==> flow/design.v <==
module sync_fifo (
    input  wire        clk,
    input  wire        reset,
    input  wire        FIFO_WR_EN,
    input  wire        FIFO_RD_EN,
    input  wire [31:0] write_data,
    output reg  [31:0] read_data,
    output wire        FIFO_FULL,
    output wire        FIFO_EMPTY
);
    localparam DEPTH      = 16;
    localparam ADDR_WIDTH = 4;            
    localparam PTR_WIDTH  = ADDR_WIDTH + 1;  
    reg [31:0] mem [0:DEPTH-1];
    reg [PTR_WIDTH-1:0] wr_ptr;    
    reg [PTR_WIDTH-1:0] rd_ptr;
    wire [ADDR_WIDTH-1:0] wr_addr = wr_ptr[ADDR_WIDTH-1:0];
    wire [ADDR_WIDTH-1:0] rd_addr = rd_ptr[ADDR_WIDTH-1:0];
    assign FIFO_EMPTY = (wr_ptr == rd_ptr);
    assign FIFO_FULL =
        (wr_addr == rd_addr) && (wr_ptr[PTR_WIDTH-1] != rd_ptr[PTR_WIDTH-1]);
    always @(posedge clk or posedge reset) begin
        if (reset) begin
            wr_ptr <= 0;
        end else begin
            if (FIFO_WR_EN && !FIFO_FULL) begin
                mem[wr_addr] <= write_data;
                wr_ptr <= wr_ptr + 1;        
            end
        end
    end
    always @(posedge clk or posedge reset) begin
        if (reset) begin
            rd_ptr <= 0;
            read_data <= 0;
        end else begin
            if (FIFO_RD_EN && !FIFO_EMPTY) begin
                read_data <= mem[rd_addr];
                rd_ptr <= rd_ptr + 1;        
            end
        end
    end
endmodule
`timescale 1ns / 1ps
module dma_controller(
    input wire clk,
    input wire reset,
    input wire trigger,
    input wire [4:0] length,
    input wire [31:0] source_address,
    input wire [31:0] destination_add,
    input wire ARREADY,
    input wire [31:0] RDATA,
    input wire RVALID,
    input wire AWREADY,
    input wire WREADY,
    input wire BVALID,
    output reg done,
    output reg [31:0] ARADDR,
    output reg ARVALID,
    output reg RREADY,
    output reg [31:0] AWADDR,
    output reg AWVALID,
    output reg [31:0] WDATA,
    output reg WVALID,
    output reg BREADY
);
    localparam READ_IDLE = 2'b00;
    localparam READ_INIT = 2'b01;
    localparam READ_WAIT = 2'b10;
    localparam READ_DATA = 2'b11;
    localparam WRITE_IDLE = 3'b000;
    localparam WRITE_WAIT = 3'b001;
    localparam WRITE_DATA = 3'b010;
    localparam WRITE_AW_HANDSHAKE = 3'b011;
    localparam WRITE_W_HANDSHAKE = 3'b100;
    localparam WRITE_RESP = 3'b101;
    localparam WRITE_STALL = 3'b110;
    reg [1:0] read_state;
    reg [2:0] write_state;
    reg [4:0] read_count, write_count;
    reg [31:0] current_read_addr, current_write_addr;
    reg [2:0] xfer_words;    
    reg fifo_write_en, fifo_read_en;
    wire fifo_full, fifo_empty;
    wire [31:0] fifo_read_data;
    reg [31:0] fifo_write_data;
    wire read_done, write_done;
    sync_fifo fifo (
        .clk(clk),
        .reset(reset),
        .FIFO_RD_EN(fifo_read_en),
        .FIFO_WR_EN(fifo_write_en),
        .write_data(fifo_write_data),
        .read_data(fifo_read_data),
        .FIFO_FULL(fifo_full),
        .FIFO_EMPTY(fifo_empty)
    );
    assign read_done = (read_count == xfer_words) && !(xfer_words == 0);
    assign write_done = (write_count == xfer_words) && !(xfer_words == 0);
    always @(posedge clk or posedge reset) begin
        if (reset) begin
            done <= 0;
        end
        else if (read_state == READ_IDLE && trigger) begin
            done <= 0;
        end
        else begin
            done <= read_done && write_done;
        end
    end    
    always @(posedge clk or posedge reset) begin
        if (reset) begin
            read_state <= READ_IDLE;
            read_count <= 0;
            xfer_words <= 0;
            ARADDR <= 0;
            ARVALID <= 0;
            RREADY <= 1;
            fifo_write_en <= 0;
        end else begin
            case (read_state)
                READ_IDLE: begin
                    ARADDR <= 0;
                    ARVALID <= 0;
                    if (trigger) begin
                        read_count <= 0;
                        xfer_words <= length[4:2];
                        current_read_addr <= source_address;
                        read_state <= READ_INIT;
                    end    
                end
                READ_INIT: begin
                    fifo_write_en <= 0;
                    if (read_count == xfer_words) begin    
                        read_state <= READ_IDLE;
                    end
                    else if (!fifo_full) begin
                        ARADDR <= current_read_addr;
                        ARVALID <= 1;
                        read_state <= READ_WAIT;
                    end
                end
                READ_WAIT: begin
                    if (ARREADY && ARVALID) begin
                        ARVALID <= 0;
                        read_state <= READ_DATA;
                    end
                end
                READ_DATA: begin
                    if (RVALID && RREADY) begin
                        fifo_write_en <= 1;
                        fifo_write_data <= RDATA;
                        read_count <= read_count + 1;
                        current_read_addr <= current_read_addr + 4;                 
                        read_state <= READ_INIT;
                    end    
                end                      
                default: read_state <= READ_IDLE;
            endcase
        end
    end
    always @(posedge clk or posedge reset) begin
        if (reset) begin
            write_state <= WRITE_IDLE;
            write_count <= 0;
            AWADDR <= 32'b0;            
            WDATA <= 32'b0;            
            AWVALID <= 0;
            WVALID <= 0;
            BREADY <= 1;
            fifo_read_en <= 0;
        end 
        else begin
            case (write_state)
                WRITE_IDLE: begin
                    AWADDR <= 32'b0;
                    WDATA <= 32'b0;
                    AWVALID <= 0;
                    WVALID <= 0;
                    if(!fifo_empty) begin
                        write_count <= 0;
                        current_write_addr <= destination_add;
                        fifo_read_en <= 1;
                        write_state <= WRITE_WAIT;
                    end
                    else if (trigger && read_state == READ_IDLE) begin
                        write_count <= 0;
                    end
                end
                WRITE_WAIT: begin
                    fifo_read_en <= 0;
                    if (write_count == xfer_words) begin   
                        write_state <= WRITE_IDLE;
                    end    
                    else begin
                        write_state <= WRITE_DATA;
                    end
                end
                WRITE_DATA: begin
                        AWADDR <= current_write_addr;
                        AWVALID <= 1;
                        WDATA <= fifo_read_data;
                        WVALID <= 1;
                        write_state <= WRITE_AW_HANDSHAKE;
                end
                WRITE_AW_HANDSHAKE: begin
                    if(AWVALID && AWREADY) begin
                        AWVALID <= 0;
                        write_state <= WRITE_W_HANDSHAKE;
                    end
                end
                WRITE_W_HANDSHAKE: begin
                    if(WVALID && WREADY) begin
                        WVALID <= 0;
                        write_state <= WRITE_RESP;
                    end
                end
                WRITE_RESP: begin
                    if(BVALID && BREADY) begin
                        write_count <= write_count + 1;
                        current_write_addr <= current_write_addr + 4;
                        if (!fifo_empty) begin
                            fifo_read_en <= 1;
                            write_state <= WRITE_WAIT;
                        end
                        else begin
                            write_state <= WRITE_STALL;
                        end
                    end
                end
                WRITE_STALL: begin
                    if (write_count == xfer_words) begin
                        write_state <= WRITE_IDLE;
                    end
                    else if (!fifo_empty) begin
                        fifo_read_en <= 1;
                        write_state <= WRITE_WAIT;
                    end
                end
                default: write_state <= WRITE_WAIT;
            endcase 
        end
    end
endmodule  
### Reports on dma_controller

The steps from the RTL of dma_controller to its reports follow in flow order.
Line numbers count from 1 in the design file above.
Operators carry their Yosys type and port widths (W data, S select, Z words).
Cell names lack the library's common part.
A cell with -- has no value.

* top: dma_controller
* clock: clk
* cell library: sky130hd
* timing corner: tt_025C_1v80

### Elaborated design

Source: Yosys, flattened and elaborated. Widths are those after wreduce. Registers that Yosys merges into a memory's read port (data or address) are not register bits. Print and check cells do not count. Equal cells are merged and count once.

* register bits: 770
* input port bits: 109
* output and inout bits: 102
* word-level cells: 205

* add/subtract/negate cells: 6
* equal/unequal tests: 56
* mux-type cells: 48
* bitwise gates (word level): 1
* reductions and logical operators: 58

Operators by type and width (number)
* $pmux W32 S16: 1
* $pmux W32 S2: 5
* $mux W32: 6
* $reduce_and A3 Y1: 22
* $add A32 B3 Y32 const B: 2
* $eq A4 B4 Y1 const B: 16
* $eq A4 B3 Y1 const B: 8
* $mux W5: 5
* $pmux W3 S7: 1
* $ne A2 B2 Y1 const B: 10
* $add A5 B1 Y5 const B: 4
* $pmux W5 S2: 2
* $mux W3: 6
* $eq A4 B2 Y1 const B: 4
* $reduce_and A4 Y1: 3
* $mux W2: 6
* $logic_and A1 B1 Y1: 10
* $reduce_bool A2 Y1: 5
* $eq A5 B3 Y1: 2
* $mux W1: 10
* $eq A3 B3 Y1 const B: 3
* $reduce_bool A3 Y1: 3
* $pmux W1 S3: 3
* $reduce_and A2 Y1: 4
* $eq A4 B1 Y1 const B: 2
* $logic_not A4 Y1: 2
* $reduce_bool A4 Y1: 2
* $pmux W2 S4: 1

Not listed: further kinds 15, cells in them 21.

### Depth

Yosys ltp: most cells in a row. Word level: on the elaborated netlist, between registers, memories and ports. Mapped: between sequential cells and ports; inverters and the memories' decode and read muxes count.

* depth after elaboration: 5
* ABC_AREA: 0
* mapped depth: 10
* depth with buffers taken out: 7

### Synthesis result

Yosys stat after the flow's synthesis: flattened, memories mapped to cells. It holds for the ABC_AREA given above (unset counts as 0); a run with the other value may have another netlist.
The area totals of this step are shown rounded.

Cells by type
* edfxtp_1: number 608, total area 1.83E+04 um2
* dfrtp_1: number 166, total area 4.15E+03 um2
* nand2_1: number 226, total area 848.314 um2
* a21oi_1: number 123, total area 615.59 um2
* nor2_1: number 133, total area 499.229 um2
* mux2i_1: number 47, total area 470.451 um2
* a22oi_1: number 62, total area 465.446 um2
* o21ai_0: number 86, total area 430.413 um2
* xnor2_1: number 43, total area 376.611 um2
* a221oi_1: number 42, total area 367.853 um2
* a22o_1: number 40, total area 350.336 um2
* clkbuf_1: number 91, total area 341.578 um2
* xor2_1: number 35, total area 306.544 um2
* nand2b_1: number 48, total area 300.288 um2
* nand3_1: number 59, total area 295.283 um2
* o21ai_1: number 45, total area 225.216 um2
* nand4_1: number 28, total area 175.168 um2
* a222oi_1: number 15, total area 150.144 um2

Other cell types: 55; their cells: 348.

* standard cells after synthesis: 2245
* chip area (Yosys): 0.0312 mm2
* sequential area: 0.0225 mm2
* flip-flops: 776
* buffers: 147

The figures by module come from a second, unflattened synthesis with its own total; it is not the netlist above.

* cell total of the unflattened synthesis: 2175
* area (unflattened synthesis): 0.031 mm2

Rows give one instance, submodules left out.

By module
* sync_fifo: instances 1, cells 1316, area 0.0211 mm2, sequential area 0.0164 mm2
* dma_controller: instances 1, cells 859, area 0.00981 mm2, sequential area 0.00604 mm2

### Worst setup path after synthesis

Path of least setup slack by OpenSTA after synthesis, without wires, with an ideal clock, recovery checks aside; 20% of the period is set as input and as output delay. Where synthesis merged equal registers, the netlist keeps one of their names.

* path kind: input-to-reg
* start: input port reset
* end: register fifo.mem[12][0]
* clock period: 4.0 ns
* external input delay: 0.800 ns
* setup time: 0.421 ns
* time at the first pin: 0.800 ns
* data arrival time: 6.427 ns
* data required time: 3.579 ns
* path slack: -2.849 ns
* delay of the path: 6.048 ns
* stages on the path: 3
* path buffers: 0
* period reached after synthesis: 6.849 ns

"delay of the path" is the arrival time less input delay plus setup time.
"stages on the path" counts driving pins, that of a launching flip-flop among them; a cell with two outputs on the path counts twice.
"period reached after synthesis" = period - worst setup slack (recovery checks aside). The figure is calculated, with input and output delays left at 20% of the set period.
The rows between start and end are the longest chain of elaborated cells between them; the timing report does not say that the signal goes this way. Where chains are equally long, one stands for them.
A line is the first line of the expression or statement that the cell stems from. Yosys adds cells for indexed reads and writes and turns some case tables into memories.

* cells stage by stage: inv_1 -> nand3_1 -> nor2_1
* cells in the longest elaborated chain: 2
* elaborated cells on any way between the ends: 2
* source lines of those cells: 0
* classes of those cells: 1 x logic; 1 x reduce/logical

RTL lines, path after synthesis
* start: declaration: RTL line 47 `input wire reset,`
* $not A1 Y1
* $reduce_and A3 Y1
* end: assignment: RTL line 27 `mem[wr_addr] <= write_data;`
* end: declaration: RTL line 14 `reg [31:0] mem [0:DEPTH-1];`

### Worst path after layout

From the final timing report of run 1: the path of least setup slack in the routed layout; clock arrival at registers is part of the times.

* path kind: reg-to-reg
* start: register fifo.rd_ptr[1]
* end: register fifo.read_data[15]
* clock period: 3.2 ns
* setup time: 0.08 ns
* time at the first pin: 0.61 ns
* data arrival time: 3.37 ns
* data required time: 3.73 ns
* path slack: 0.36 ns
* stages on the path: 9
* path buffers: 1

The rows between start and end are the longest chain of elaborated cells between them; the timing report does not say that the signal goes this way. Where chains are equally long, one stands for them.

* cells stage by stage: dfrtp_1 -> inv_1 -> ha_2 -> buf_4 -> a22oi_1 -> a221oi_1 -> a211o_1 -> a21oi_1 -> o21ai_1
* cells in the longest elaborated chain: 3
* elaborated cells on any way between the ends: 20
* classes of those cells: 16 x eq/ne; 1 x mux; 3 x reduce/logical

RTL lines, path post-layout
* start: declaration: RTL line 16 `reg [PTR_WIDTH-1:0] rd_ptr;`
* start: assignment: RTL line 34 `rd_ptr <= 0;`
* start: assignment: RTL line 39 `rd_ptr <= rd_ptr + 1;`
* $eq A5 B5 Y1: RTL line 19 `assign FIFO_EMPTY = (wr_ptr == rd_ptr);`
* $logic_not A1 Y1: RTL line 37 `if (FIFO_RD_EN && !FIFO_EMPTY) begin`
* $logic_and A1 B1 Y1: RTL line 37
* end: assignment: RTL line 35 `read_data <= 0;`
* end: assignment: RTL line 38 `read_data <= mem[rd_addr];`
* end: declaration: RTL line 7 `output reg  [31:0] read_data,`

Below are 5 stored runs of the flow (Yosys, OpenROAD; platform sky130hd) on dma_controller, each with its settings and what was measured, unordered. Constraints: input delay and output delay 20% of the set period each, output load 0.01 pF.
"achieved period" is the run's clock period less its worst setup slack. It is reckoned from that one timing run; input and output delays stay at 20% of the period that was set.
"critical setup path time" = time allowed to the worst setup path (clock period - input delay - output delay, where it has them) - its slack; a late launch clock adds to it, a late capture clock takes from it.
"total power of the final layout": no workload was simulated; the value follows from the tool's default switching activity.
Results are given in rounded form.

### Run 1

Settings: `CELL_PAD_IN_SITES_DETAIL_PLACEMENT=1`, `CORE_ASPECT_RATIO=1.56`, `CTS_CLUSTER_DIAMETER=46`, `GPL_ROUTABILITY_DRIVEN=1`, `TNS_END_PERCENT=40`, `period_ns=3.2`, `CAP_MARGIN=20`, `CORE_MARGIN=2`, `CORE_UTILIZATION=40`, `SLEW_MARGIN=20`

- Synthesis area: 0.0312 mm2
- Die outline area: 0.0802 mm2
- Standard-cell area after routing: 0.0373 mm2
- Setup slack of the worst path: 0.360 ns
- Sum of negative setup slack: 0.000 ns
- Worst hold slack in the final report: 0.472 ns
- Total power of the final layout: 30.5 mW
- Achieved period: 2.840 ns
- Critical setup path time: 2.84 ns
- Worst setup path kind: reg-to-reg

### Run 2

Settings: `CELL_PAD_IN_SITES_GLOBAL_PLACEMENT=2`, `CORE_MARGIN=10`, `CORE_UTILIZATION=15`, `MAX_ROUTING_LAYER=met4`, `PLACE_DENSITY_LB_ADDON=0.12`, `SLEW_MARGIN=35`, `TNS_END_PERCENT=70`, `period_ns=4.0`, `CAP_MARGIN=20`

- Synthesis area: 0.0312 mm2
- Die outline area: 0.226 mm2
- Standard-cell area after routing: 0.0404 mm2
- Setup slack of the worst path: 0.671 ns
- Sum of negative setup slack: 0.000 ns
- Worst hold slack in the final report: 0.460 ns
- Total power of the final layout: 27.1 mW
- Achieved period: 3.329 ns
- Critical setup path time: 3.33 ns
- Worst setup path kind: reg-to-reg

### Run 3

Settings: `CELL_PAD_IN_SITES_DETAIL_PLACEMENT=1`, `CORE_ASPECT_RATIO=1.74`, `CORE_MARGIN=10`, `CORE_UTILIZATION=56`, `CTS_CLUSTER_DIAMETER=184`, `GPL_ROUTABILITY_DRIVEN=1`, `MAX_ROUTING_LAYER=met4`, `SLEW_MARGIN=15`, `TNS_END_PERCENT=40`, `period_ns=3.2`, `CAP_MARGIN=20`

- Synthesis area: 0.0312 mm2
- Die outline area: 0.0659 mm2
- Standard-cell area after routing: 0.0367 mm2
- Setup slack of the worst path: 0.316 ns
- Sum of negative setup slack: 0.000 ns
- Worst hold slack in the final report: 0.469 ns
- Total power of the final layout: 29.9 mW
- Achieved period: 2.884 ns
- Critical setup path time: 2.88 ns
- Worst setup path kind: reg-to-reg

### Run 4

Settings: `CAP_MARGIN=10`, `CELL_PAD_IN_SITES_DETAIL_PLACEMENT=1`, `CORE_ASPECT_RATIO=0.63`, `CORE_MARGIN=4`, `CORE_UTILIZATION=27`, `CTS_CLUSTER_DIAMETER=73`, `CTS_CLUSTER_SIZE=22`, `GPL_ROUTABILITY_DRIVEN=0`, `GPL_TIMING_DRIVEN=0`, `TNS_END_PERCENT=80`, `period_ns=4.64`, `SLEW_MARGIN=20`

- Synthesis area: 0.0312 mm2
- Die outline area: 0.121 mm2
- Standard-cell area after routing: 0.0373 mm2
- Setup slack of the worst path: 0.162 ns
- Sum of negative setup slack: 0.000 ns
- Worst hold slack in the final report: 0.472 ns
- Total power of the final layout: 20.4 mW
- Achieved period: 4.478 ns
- Critical setup path time: 4.48 ns
- Worst setup path kind: reg-to-reg

### Run 5

Settings: `CORE_UTILIZATION=28`, `period_ns=2.9`, `CAP_MARGIN=20`, `CORE_MARGIN=2`, `SLEW_MARGIN=20`

- Synthesis area: 0.0312 mm2
- Die outline area: 0.114 mm2
- Standard-cell area after routing: 0.0386 mm2
- Setup slack of the worst path: 0.254 ns
- Sum of negative setup slack: 0.000 ns
- Worst hold slack in the final report: 0.468 ns
- Total power of the final layout: 34.7 mW
- Achieved period: 2.646 ns
- Critical setup path time: 2.65 ns
- Worst setup path kind: reg-to-reg
